==> flow/design.v <==
module CORDIC #(parameter integer W = 32)
(
    input wire clk,
    input wire start,
    input wire signed [31:0] x,
    input wire signed [31:0] y,
    output wire signed [W-1:0]phi,
    output wire done
);
wire sigma;
wire signed [31:0] x_shift;
wire signed [31:0] y_shift;
reg [5:0] counter;
reg signed [31:0] x_reg;
reg signed [31:0] y_reg;
reg signed [31:0] z;
wire signed [31:0] atan_table [0:27];
assign atan_table[00] = 32'h3243f6a9; 
assign atan_table[01] = 32'h1dac6705;
assign atan_table[02] = 32'h0fadbafd;
assign atan_table[03] = 32'h07f56ea7;
assign atan_table[04] = 32'h03feab77;
assign atan_table[05] = 32'h01ffd55c;
assign atan_table[06] = 32'h00fffaab;
assign atan_table[07] = 32'h007fff55;
assign atan_table[08] = 32'h003fffeb;
assign atan_table[09] = 32'h001ffffd;
assign atan_table[10] = 32'h00100000;
assign atan_table[11] = 32'h00080000;
assign atan_table[12] = 32'h00040000;
assign atan_table[13] = 32'h00020000;
assign atan_table[14] = 32'h00010000;
assign atan_table[15] = 32'h00008000;
assign atan_table[16] = 32'h00004000;
assign atan_table[17] = 32'h00002000;
assign atan_table[18] = 32'h00001000;
assign atan_table[19] = 32'h00000800;
assign atan_table[20] = 32'h00000400;
assign atan_table[21] = 32'h00000200;
assign atan_table[22] = 32'h00000100;
assign atan_table[23] = 32'h00000080;
assign atan_table[24] = 32'h00000040;
assign atan_table[25] = 32'h00000020;
assign atan_table[26] = 32'h00000010;
assign atan_table[27] = 32'h00000008;
assign sigma = y_reg[31];
assign x_shift = y_reg >>> counter; 
assign y_shift = x_reg >>> counter; 
assign phi = z[31:31-W+1];
assign done = (counter == 28);
always @(posedge clk) begin
    if(start)begin
        x_reg <= x;
        y_reg <= y;
        z <= 0;
        counter <= 0;
    end
    else begin
        if(counter == 28) begin
            x_reg <= x_reg;
            y_reg <= y_reg;
            z <= z;
            counter <= counter;
        end
        else begin
            x_reg <= sigma ? (x_reg - x_shift) : (x_reg + x_shift);
            y_reg <= sigma ? (y_reg + y_shift) : (y_reg - y_shift);
            z <= sigma ? (z - atan_table[counter]) : (z + atan_table[counter]);
            counter <= counter + 1;
        end
    end
end
endmodule
From RTL to reports: CORDIC
Each step is given for the RTL above and for the edited RTL.
Lines under "before" count in the file above, lines under "after" in the edited file.
"change" is "after" less "before", of the values as shown; "rel_change_pct" is that difference over "before", in percent.
{"block": "inputs", "top": "CORDIC", "clock": "clk", "lib": "sky130hd", "pvt_corner": "tt_025C_1v80"}

The edit
Unified diff, file above to edited file.
This change comes from a script, not from a designer. The edited design behaves differently; no optimisation was intended.
begin of diff
@@ -64,5 +64,5 @@
         end
         else begin
-            x_reg <= sigma ? (x_reg - x_shift) : (x_reg + x_shift);
+            x_reg <= (x_reg - x_shift);
             y_reg <= sigma ? (y_reg + y_shift) : (y_reg - y_shift);
             z <= sigma ? (z - atan_table[counter]) : (z + atan_table[counter]);
end of diff

Word level
Source: Yosys, flattened and elaborated, memories not mapped. Widths are those after wreduce. Registers that Yosys merges into a memory's read port (data or address) are not register bits. Print and check cells do not count. Equal cells are merged and count once.
{"block": "bits", "item": "inputBits", "before": 66, "after": 66, "change": 0, "rel_change_pct": 0.00}
{"block": "bits", "item": "out_inout_bits", "before": 33, "after": 33, "change": 0, "rel_change_pct": 0.00}
{"block": "bits", "item": "word_cells", "before": 53, "after": 51, "change": -2, "rel_change_pct": -3.77}
{"block": "bits", "item": "register_bits", "before": 102, "after": 102, "change": 0, "rel_change_pct": 0.00}
{"block": "classes", "item": "n_eq", "before": 29, "after": 29, "change": 0, "rel_change_pct": 0.00}
{"block": "classes", "item": "mux", "before": 10, "after": 9, "change": -1, "rel_change_pct": -10.00}
{"block": "classes", "item": "n_reduce_logical", "before": 1, "after": 1, "change": 0, "rel_change_pct": 0.00}
{"block": "classes", "item": "n_addsub", "before": 7, "after": 6, "change": -1, "rel_change_pct": -14.29}
{"block": "classes", "item": "shift", "before": 2, "after": 2, "change": 0, "rel_change_pct": 0.00}
{"block": "ops", "cell": "two-way mux 32 bit", "before": 9, "after": 8, "change": -1, "rel_change_pct": -11.11}
{"block": "ops", "cell": "adder 32 bit", "before": 3, "after": 2, "change": -1, "rel_change_pct": -33.33}
{"block": "ops", "cell": "== test 5 bit with constant B", "before": 12, "after": 12, "change": 0, "rel_change_pct": 0.00}
{"block": "ops", "cell": "== test 5 x 4 -> 1 bit with constant B", "before": 8, "after": 8, "change": 0, "rel_change_pct": 0.00}
{"block": "ops", "cell": "== test 5 x 3 -> 1 bit with constant B", "before": 4, "after": 4, "change": 0, "rel_change_pct": 0.00}
{"block": "ops", "cell": "subtractor 32 bit", "before": 3, "after": 3, "change": 0, "rel_change_pct": 0.00}
{"block": "ops", "cell": "== test 5 x 2 -> 1 bit with constant B", "before": 2, "after": 2, "change": 0, "rel_change_pct": 0.00}
{"block": "ops", "cell": ">>> shifter 32 x 6 -> 32 bit", "before": 2, "after": 2, "change": 0, "rel_change_pct": 0.00}
{"block": "ops", "cell": "adder 6 x 1 -> 6 bit with constant B", "before": 1, "after": 1, "change": 0, "rel_change_pct": 0.00}
{"block": "ops", "cell": "== test 5 x 1 -> 1 bit with constant B", "before": 1, "after": 1, "change": 0, "rel_change_pct": 0.00}
{"block": "ops", "cell": "== test 6 x 5 -> 1 bit with constant B", "before": 1, "after": 1, "change": 0, "rel_change_pct": 0.00}
{"block": "ops", "cell": "logical NOT 5 bit", "before": 1, "after": 1, "change": 0, "rel_change_pct": 0.00}
{"block": "ops", "cell": "inequality test 2 bit with constant B", "before": 1, "after": 1, "change": 0, "rel_change_pct": 0.00}
{"block": "ops", "cell": "parallel mux 32 bit (select 28 bit)", "before": 1, "after": 1, "change": 0, "rel_change_pct": 0.00}

Longest topological paths
Longest topological path by Yosys (ltp), each cell counted once; first at word level (registers and memories cut), then after technology mapping (sequential cells cut; the memories' decode and read muxes count).
{"block": "depth", "item": "ltp_word", "before": 6, "after": 6, "change": 0, "rel_change_pct": 0.00}
{"block": "depth", "item": "abc_area", "before": "0", "after": "0"}
{"block": "depth", "item": "ltp_mapped", "before": 32, "after": 29, "change": -3, "rel_change_pct": -9.38}
{"block": "depth", "item": "ltp_nobuf", "before": 26, "after": 23, "change": -3, "rel_change_pct": -11.54}

Synthesis result
Source: synth_stat.txt of the flow (Yosys; design flattened, memories mapped). It holds for the ABC_AREA given above (unset counts as 0); a run with the other value may have another netlist.
{"block": "by_type", "cell": "sky130_fd_sc_hd__a21o_1", "before": 26, "after": 49, "change": 23, "rel_change_pct": 88.46}
{"block": "by_type", "cell": "sky130_fd_sc_hd__nand2_1", "before": 231, "after": 252, "change": 21, "rel_change_pct": 9.09}
{"block": "by_type", "cell": "sky130_fd_sc_hd__o21ai_0", "before": 142, "after": 161, "change": 19, "rel_change_pct": 13.38}
{"block": "by_type", "cell": "sky130_fd_sc_hd__mux2_2", "before": 46, "after": 28, "change": -18, "rel_change_pct": -39.13}
{"block": "by_type", "cell": "sky130_fd_sc_hd__buf_2", "before": 29, "after": 13, "change": -16, "rel_change_pct": -55.17}
{"block": "by_type", "cell": "sky130_fd_sc_hd__a21oi_1", "before": 162, "after": 176, "change": 14, "rel_change_pct": 8.64}
{"block": "by_type", "cell": "sky130_fd_sc_hd__nor2_1", "before": 166, "after": 153, "change": -13, "rel_change_pct": -7.83}
{"block": "by_type", "cell": "sky130_fd_sc_hd__o211ai_1", "before": 23, "after": 11, "change": -12, "rel_change_pct": -52.17}
{"block": "by_type", "cell": "sky130_fd_sc_hd__mux4_1", "before": 12, "after": 0, "change": -12, "rel_change_pct": -100.00}
{"block": "by_type", "cell": "sky130_fd_sc_hd__clkbuf_1", "before": 76, "after": 87, "change": 11, "rel_change_pct": 14.47}
{"block": "by_type", "cell": "sky130_fd_sc_hd__mux4_2", "before": 50, "after": 61, "change": 11, "rel_change_pct": 22.00}
{"block": "by_type", "cell": "sky130_fd_sc_hd__nor3_1", "before": 45, "after": 34, "change": -11, "rel_change_pct": -24.44}
{"block": "by_type", "cell": "sky130_fd_sc_hd__o22ai_1", "before": 26, "after": 16, "change": -10, "rel_change_pct": -38.46}
{"block": "by_type", "cell": "sky130_fd_sc_hd__or3_1", "before": 20, "after": 12, "change": -8, "rel_change_pct": -40.00}
{"block": "by_type", "cell": "sky130_fd_sc_hd__nor3b_1", "before": 11, "after": 3, "change": -8, "rel_change_pct": -72.73}
{"block": "by_type", "cell": "sky130_fd_sc_hd__o32ai_1", "before": 10, "after": 2, "change": -8, "rel_change_pct": -80.00}
{"block": "by_type", "cell": "sky130_fd_sc_hd__buf_1", "before": 9, "after": 17, "change": 8, "rel_change_pct": 88.89}
{"block": "by_type", "cell": "sky130_fd_sc_hd__xnor2_1", "before": 86, "after": 79, "change": -7, "rel_change_pct": -8.14}
The list need not be complete.
{"block": "mapped", "item": "cells", "before": 2020, "after": 1889, "change": -131, "rel_change_pct": -6.49}
{"block": "mapped", "item": "seq_area_um2", "before": 2682.6, "after": 2682.6, "change": 0.0, "rel_change_pct": 0.00}
{"block": "mapped", "item": "buffers", "before": 131, "after": 122, "change": -9, "rel_change_pct": -6.87}
{"block": "mapped", "item": "ffs", "before": 102, "after": 102, "change": 0, "rel_change_pct": 0.00}
{"block": "mapped", "item": "yosys_area_um2", "before": 16264.3, "after": 14796.7, "change": -1467.6, "rel_change_pct": -9.02}

Path before layout
Source: OpenSTA report_checks on the synthesized netlist (no wires, ideal clock, input and output delay 20% of the period each), path of least setup slack; recovery checks are left aside. Register names are those of the netlist, which keeps one name where synthesis merged equal registers.
{"block": "synth_path", "item": "path_kind", "before": "reg2reg", "after": "reg2reg"}
{"block": "synth_path", "item": "startpoint", "before": "register counter[1]", "after": "register counter[2]"}
{"block": "synth_path", "item": "endpoint", "before": "register x_reg[31]", "after": "register z[26]"}
{"block": "synth_path", "item": "setup_ps", "before": 260, "after": 74, "change": -186}
{"block": "synth_path", "item": "launch_ps", "before": 0, "after": 0, "change": 0}
{"block": "synth_path", "item": "path_slack_ps", "before": 1065, "after": 1178, "change": 113}
{"block": "synth_path", "item": "t_required_ps", "before": 7240, "after": 7426, "change": 186, "rel_change_pct": 2.57}
{"block": "synth_path", "item": "arrival_ps", "before": 6175, "after": 6247, "change": 72, "rel_change_pct": 1.17}
{"block": "synth_path", "item": "clock_period_ps", "before": 7500, "after": 7500, "change": 0, "rel_change_pct": 0.00}
{"block": "synth_path", "item": "n_path_buf", "before": 5, "after": 7, "change": 2, "rel_change_pct": 40.00}
{"block": "synth_path", "item": "stages", "before": 27, "after": 27, "change": 0, "rel_change_pct": 0.00}
{"block": "synth_path", "item": "delay_ps", "before": 6435, "after": 6321, "change": -114, "rel_change_pct": -1.77}
{"block": "synth_path", "item": "period_less_setup_slack_ps", "before": 6435, "after": 6322, "change": -113, "rel_change_pct": -1.76}
"delay_ps" is the arrival time less input delay plus setup time.
"stages": output pins that drive a net of the path, with the launching flip-flop's if there is one; two outputs of one cell count as two.
"period_less_setup_slack_ps" = period - worst setup slack (recovery checks aside). The figure is calculated, with input and output delays left at 20% of the set period.
Between the ends stands the longest chain of elaborated cells between them, by number of cells; it is not shown to be the way that was timed. Of several equally long chains one is given.
A line is the first line of the expression or statement that the cell stems from. Yosys adds cells for indexed reads and writes and turns some case tables into memories.
A register here has more assigning lines than the two given.
before: The path ends at the data pin of a flip-flop with enable; ways to the enable are not counted.
{"block": "synth_via_before", "cell_sequence": "sky130_fd_sc_hd__dfxtp_1 sky130_fd_sc_hd__buf_6 sky130_fd_sc_hd__buf_12 sky130_fd_sc_hd__buf_6 sky130_fd_sc_hd__buf_4 sky130_fd_sc_hd__buf_2 sky130_fd_sc_hd__mux4_2 sky130_fd_sc_hd__a222oi_1 sky130_fd_sc_hd__o221a_2 sky130_fd_sc_hd__ha_1 sky130_fd_sc_hd__o211ai_1 sky130_fd_sc_hd__nor3_1 sky130_fd_sc_hd__a31o_2 sky130_fd_sc_hd__nand2_1 sky130_fd_sc_hd__mux2_2 sky130_fd_sc_hd__o221ai_1 sky130_fd_sc_hd__ha_1 sky130_fd_sc_hd__a21o_1 sky130_fd_sc_hd__a21oi_1 sky130_fd_sc_hd__o21a_1 sky130_fd_sc_hd__o21ai_0 sky130_fd_sc_hd__o2111ai_1 sky130_fd_sc_hd__a311oi_1 sky130_fd_sc_hd__o41a_1 sky130_fd_sc_hd__a211o_1 sky130_fd_sc_hd__xnor3_1 sky130_fd_sc_hd__mux2_2", "elab_chain_len": 5, "cells_between": 7, "cone_classes": "add/sub: 2; eq/ne: 1; shift: 1; mux: 3"}
{"block": "synth_rtl_before", "item": "start: declaration", "line": 13, "source": "reg [5:0] counter;"}
{"block": "synth_rtl_before", "item": "start: assignment", "line": 63, "source": "counter <= counter;"}
{"block": "synth_rtl_before", "item": "start: assignment", "line": 69, "source": "counter <= counter + 1;"}
{"block": "synth_rtl_before", "item": ">>> shifter 32 x 6 -> 32 bit", "line": 47, "source": "assign x_shift = y_reg >>> counter;"}
{"block": "synth_rtl_before", "item": "adder 32 bit", "line": 66, "source": "x_reg <= sigma ? (x_reg - x_shift) : (x_reg + x_shift);"}
{"block": "synth_rtl_before", "item": "two-way mux 32 bit", "line": 66}
{"block": "synth_rtl_before", "item": "two-way mux 32 bit", "line": 59, "source": "if(counter == 28) begin"}
{"block": "synth_rtl_before", "item": "two-way mux 32 bit", "line": 52, "source": "if(start)begin"}
{"block": "synth_rtl_before", "item": "end: assignment", "line": 53, "source": "x_reg <= x;"}
{"block": "synth_rtl_before", "item": "end: assignment", "line": 60, "source": "x_reg <= x_reg;"}
{"block": "synth_rtl_before", "item": "end: declaration", "line": 14, "source": "reg signed [31:0] x_reg;"}
{"block": "synth_via_after", "cell_sequence": "sky130_fd_sc_hd__dfxtp_1 sky130_fd_sc_hd__clkbuf_1 sky130_fd_sc_hd__clkbuf_1 sky130_fd_sc_hd__clkbuf_1 sky130_fd_sc_hd__clkbuf_1 sky130_fd_sc_hd__clkbuf_1 sky130_fd_sc_hd__clkbuf_1 sky130_fd_sc_hd__and3_1 sky130_fd_sc_hd__ha_1 sky130_fd_sc_hd__a21oi_1 sky130_fd_sc_hd__a311oi_1 sky130_fd_sc_hd__ha_1 sky130_fd_sc_hd__nand3_1 sky130_fd_sc_hd__nor3_1 sky130_fd_sc_hd__and4_1 sky130_fd_sc_hd__a21oi_1 sky130_fd_sc_hd__nor2_1 sky130_fd_sc_hd__o21ai_0 sky130_fd_sc_hd__ha_1 sky130_fd_sc_hd__clkbuf_1 sky130_fd_sc_hd__and3_1 sky130_fd_sc_hd__and3_1 sky130_fd_sc_hd__a21oi_1 sky130_fd_sc_hd__o21ai_0 sky130_fd_sc_hd__o31a_1 sky130_fd_sc_hd__or4b_2 sky130_fd_sc_hd__a31oi_1", "elab_chain_len": 6, "cells_between": 35, "cone_classes": "add/sub: 2; eq/ne: 28; mux: 4; reduce/logical: 1"}
{"block": "synth_rtl_after", "item": "start: declaration", "line": 13, "source": "reg [5:0] counter;"}
{"block": "synth_rtl_after", "item": "start: assignment", "line": 63, "source": "counter <= counter;"}
{"block": "synth_rtl_after", "item": "start: assignment", "line": 69, "source": "counter <= counter + 1;"}
{"block": "synth_rtl_after", "item": "== test 5 bit", "line": 68, "source": "z <= sigma ? (z - atan_table[counter]) : (z + atan_table[counter]);"}
{"block": "synth_rtl_after", "item": "parallel mux 32 bit (select 28 bit)", "line": 68}
{"block": "synth_rtl_after", "item": "two-way mux 32 bit", "line": 59, "source": "if(counter == 28) begin"}
{"block": "synth_rtl_after", "item": "two-way mux 32 bit", "line": 52, "source": "if(start)begin"}
{"block": "synth_rtl_after", "item": "adder 32 bit", "line": 68}
{"block": "synth_rtl_after", "item": "two-way mux 32 bit", "line": 68}
{"block": "synth_rtl_after", "item": "end: assignment", "line": 62, "source": "z <= z;"}
{"block": "synth_rtl_after", "item": "end: assignment", "line": 68}
{"block": "synth_rtl_after", "item": "end: declaration", "line": 16, "source": "reg signed [31:0] z;"}

Timing after layout
Path of least setup slack in the final report of the runs of pair A (OpenROAD, finished layout, wires in). Where an end is a register, its clock arrival counts in the times.
The path's times are printed in steps of 10 ps; the period is the one set.
{"block": "layout_path", "item": "path_kind", "before": "reg2reg", "after": "reg2reg"}
{"block": "layout_path", "item": "startpoint", "before": "register x_reg[13]", "after": "register counter[0]"}
{"block": "layout_path", "item": "endpoint", "before": "register y_reg[31]", "after": "register z[30]"}
{"block": "layout_path", "item": "t_required_ps", "before": 7290, "after": 7470, "change": 180, "rel_change_pct": 2.47}
{"block": "layout_path", "item": "clock_period_ps", "before": 7150, "after": 7150, "change": 0, "rel_change_pct": 0.00}
{"block": "layout_path", "item": "n_path_buf", "before": 3, "after": 1, "change": -2, "rel_change_pct": -66.67}
{"block": "layout_path", "item": "stages", "before": 27, "after": 23, "change": -4, "rel_change_pct": -14.81}
{"block": "layout_path", "item": "arrival_ps", "before": 6900, "after": 6870, "change": -30, "rel_change_pct": -0.43}
{"block": "layout_path", "item": "setup_ps", "before": 260, "after": 80, "change": -180}
{"block": "layout_path", "item": "path_slack_ps", "before": 390, "after": 590, "change": 200}
{"block": "layout_path", "item": "launch_ps", "before": 390, "after": 390, "change": 0, "rel_change_pct": 0.00}
Between the ends stands the longest chain of elaborated cells between them, by number of cells; it is not shown to be the way that was timed. Of several equally long chains one is given.
A register here has more assigning lines than the two given.
{"block": "layout_via_before", "cell_sequence": "sky130_fd_sc_hd__edfxtp_1 sky130_fd_sc_hd__mux4_2 sky130_fd_sc_hd__mux2_2 sky130_fd_sc_hd__a2111oi_1 sky130_fd_sc_hd__buf_4 sky130_fd_sc_hd__o21ai_0 sky130_fd_sc_hd__a21oi_2 sky130_fd_sc_hd__ha_1 sky130_fd_sc_hd__nand4_1 sky130_fd_sc_hd__nor3_2 sky130_fd_sc_hd__buf_4 sky130_fd_sc_hd__nand2b_1 sky130_fd_sc_hd__buf_4 sky130_fd_sc_hd__nor2_1 sky130_fd_sc_hd__a21oi_1 sky130_fd_sc_hd__xnor2_1 sky130_fd_sc_hd__ha_1 sky130_fd_sc_hd__a2111oi_0 sky130_fd_sc_hd__o21ai_0 sky130_fd_sc_hd__o2111ai_1 sky130_fd_sc_hd__nand2_1 sky130_fd_sc_hd__nor3_2 sky130_fd_sc_hd__a21oi_1 sky130_fd_sc_hd__a41oi_1 sky130_fd_sc_hd__o21ai_0 sky130_fd_sc_hd__xor2_1 sky130_fd_sc_hd__o21ai_1", "elab_chain_len": 5, "cells_between": 6, "lines_between": 4, "cone_classes": "add/sub: 2; shift: 1; mux: 3"}
{"block": "layout_rtl_before", "item": "start: declaration", "line": 14, "source": "reg signed [31:0] x_reg;"}
{"block": "layout_rtl_before", "item": "start: assignment", "line": 53, "source": "x_reg <= x;"}
{"block": "layout_rtl_before", "item": "start: assignment", "line": 60, "source": "x_reg <= x_reg;"}
{"block": "layout_rtl_before", "item": ">>> shifter 32 x 6 -> 32 bit", "line": 48, "source": "assign y_shift = x_reg >>> counter;"}
{"block": "layout_rtl_before", "item": "subtractor 32 bit", "line": 67, "source": "y_reg <= sigma ? (y_reg + y_shift) : (y_reg - y_shift);"}
{"block": "layout_rtl_before", "item": "two-way mux 32 bit", "line": 67}
{"block": "layout_rtl_before", "item": "two-way mux 32 bit", "line": 59, "source": "if(counter == 28) begin"}
{"block": "layout_rtl_before", "item": "two-way mux 32 bit", "line": 52, "source": "if(start)begin"}
{"block": "layout_rtl_before", "item": "end: assignment", "line": 54, "source": "y_reg <= y;"}
{"block": "layout_rtl_before", "item": "end: assignment", "line": 61, "source": "y_reg <= y_reg;"}
{"block": "layout_rtl_before", "item": "end: declaration", "line": 15, "source": "reg signed [31:0] y_reg;"}
{"block": "layout_via_after", "cell_sequence": "sky130_fd_sc_hd__dfxtp_4 sky130_fd_sc_hd__inv_1 sky130_fd_sc_hd__ha_1 sky130_fd_sc_hd__nor2_1 sky130_fd_sc_hd__o22ai_1 sky130_fd_sc_hd__a21oi_1 sky130_fd_sc_hd__a311oi_1 sky130_fd_sc_hd__buf_4 sky130_fd_sc_hd__o2111ai_1 sky130_fd_sc_hd__nor3_1 sky130_fd_sc_hd__and4_1 sky130_fd_sc_hd__nand3b_1 sky130_fd_sc_hd__mux2_2 sky130_fd_sc_hd__o22ai_1 sky130_fd_sc_hd__ha_1 sky130_fd_sc_hd__and3_1 sky130_fd_sc_hd__and3_1 sky130_fd_sc_hd__a21oi_1 sky130_fd_sc_hd__o21ai_0 sky130_fd_sc_hd__o31a_1 sky130_fd_sc_hd__o41ai_1 sky130_fd_sc_hd__nand4b_1 sky130_fd_sc_hd__o221ai_1", "elab_chain_len": 6, "cells_between": 35, "cone_classes": "add/sub: 2; eq/ne: 28; mux: 4; reduce/logical: 1"}
{"block": "layout_rtl_after", "item": "start: declaration", "line": 13, "source": "reg [5:0] counter;"}
{"block": "layout_rtl_after", "item": "start: assignment", "line": 63, "source": "counter <= counter;"}
{"block": "layout_rtl_after", "item": "start: assignment", "line": 69, "source": "counter <= counter + 1;"}
{"block": "layout_rtl_after", "item": "== test 5 bit", "line": 68, "source": "z <= sigma ? (z - atan_table[counter]) : (z + atan_table[counter]);"}
{"block": "layout_rtl_after", "item": "parallel mux 32 bit (select 28 bit)", "line": 68}
{"block": "layout_rtl_after", "item": "two-way mux 32 bit", "line": 59, "source": "if(counter == 28) begin"}
{"block": "layout_rtl_after", "item": "two-way mux 32 bit", "line": 52, "source": "if(start)begin"}
{"block": "layout_rtl_after", "item": "adder 32 bit", "line": 68}
{"block": "layout_rtl_after", "item": "two-way mux 32 bit", "line": 68}
{"block": "layout_rtl_after", "item": "end: assignment", "line": 62, "source": "z <= z;"}
{"block": "layout_rtl_after", "item": "end: assignment", "line": 68}
{"block": "layout_rtl_after", "item": "end: declaration", "line": 16, "source": "reg signed [31:0] z;"}

Measured runs
Both versions went through the flow (Yosys, OpenROAD) with the same settings in each pair. Constraints: input delay and output delay 20% of the set period each, output load 0.01 pF.
{"block": "settings_pair_A", "CORE_UTILIZATION": 40, "period_ns": 7.15, "CAP_MARGIN": 20, "CORE_MARGIN": 2, "SLEW_MARGIN": 20}
{"block": "results_pair_A", "item": "finalCellArea_um2", "before": 18569.1, "after": 16479.6, "change": -2089.5, "rel_change_pct": -11.25}
{"block": "results_pair_A", "item": "final_setup_ws_ps", "before": 388, "after": 592, "change": 204}
{"block": "results_pair_A", "item": "synthesis_area_um2", "before": 16264.3, "after": 14796.7, "change": -1467.6, "rel_change_pct": -9.02}
{"block": "results_pair_A", "item": "worst_hold_slack_ps", "before": 480, "after": 482, "change": 2}
{"block": "results_pair_A", "item": "tns_setup_ps", "before": 0, "after": 0, "change": 0}
{"block": "results_pair_A", "item": "die_area_um2", "before": 42289.9, "after": 38545.5, "change": -3744.4, "rel_change_pct": -8.85}
{"block": "results_pair_A", "item": "achieved_clock_period_ps", "before": 6762, "after": 6558, "change": -204, "rel_change_pct": -3.02}
{"block": "settings_pair_B", "ABC_AREA": 1, "CAP_MARGIN": 20, "CORE_UTILIZATION": 29, "GPL_ROUTABILITY_DRIVEN": 0, "HOLD_SLACK_MARGIN": 0.1, "PLACE_DENSITY": 0.62, "SLEW_MARGIN": 15, "period_ns": 6.19, "CORE_MARGIN": 2}
{"block": "results_pair_B", "item": "finalCellArea_um2", "before": 18074.8, "after": 16582.2, "change": -1492.6, "rel_change_pct": -8.26}
{"block": "results_pair_B", "item": "final_setup_ws_ps", "before": 729, "after": 992, "change": 263}
{"block": "results_pair_B", "item": "synthesis_area_um2", "before": 16154.2, "after": 14627.8, "change": -1526.4, "rel_change_pct": -9.45}
{"block": "results_pair_B", "item": "worst_hold_slack_ps", "before": 478, "after": 480, "change": 2}
{"block": "results_pair_B", "item": "tns_setup_ps", "before": 0, "after": 0, "change": 0}
{"block": "results_pair_B", "item": "die_area_um2", "before": 57607.2, "after": 52253.4, "change": -5353.8, "rel_change_pct": -9.29}
{"block": "results_pair_B", "item": "achieved_clock_period_ps", "before": 5461, "after": 5198, "change": -263, "rel_change_pct": -4.82}
By "achieved_clock_period_ps" is meant the clock period of the run minus its worst setup slack. This is arithmetic on one report: input and output delays are still those of the set period (20% each).
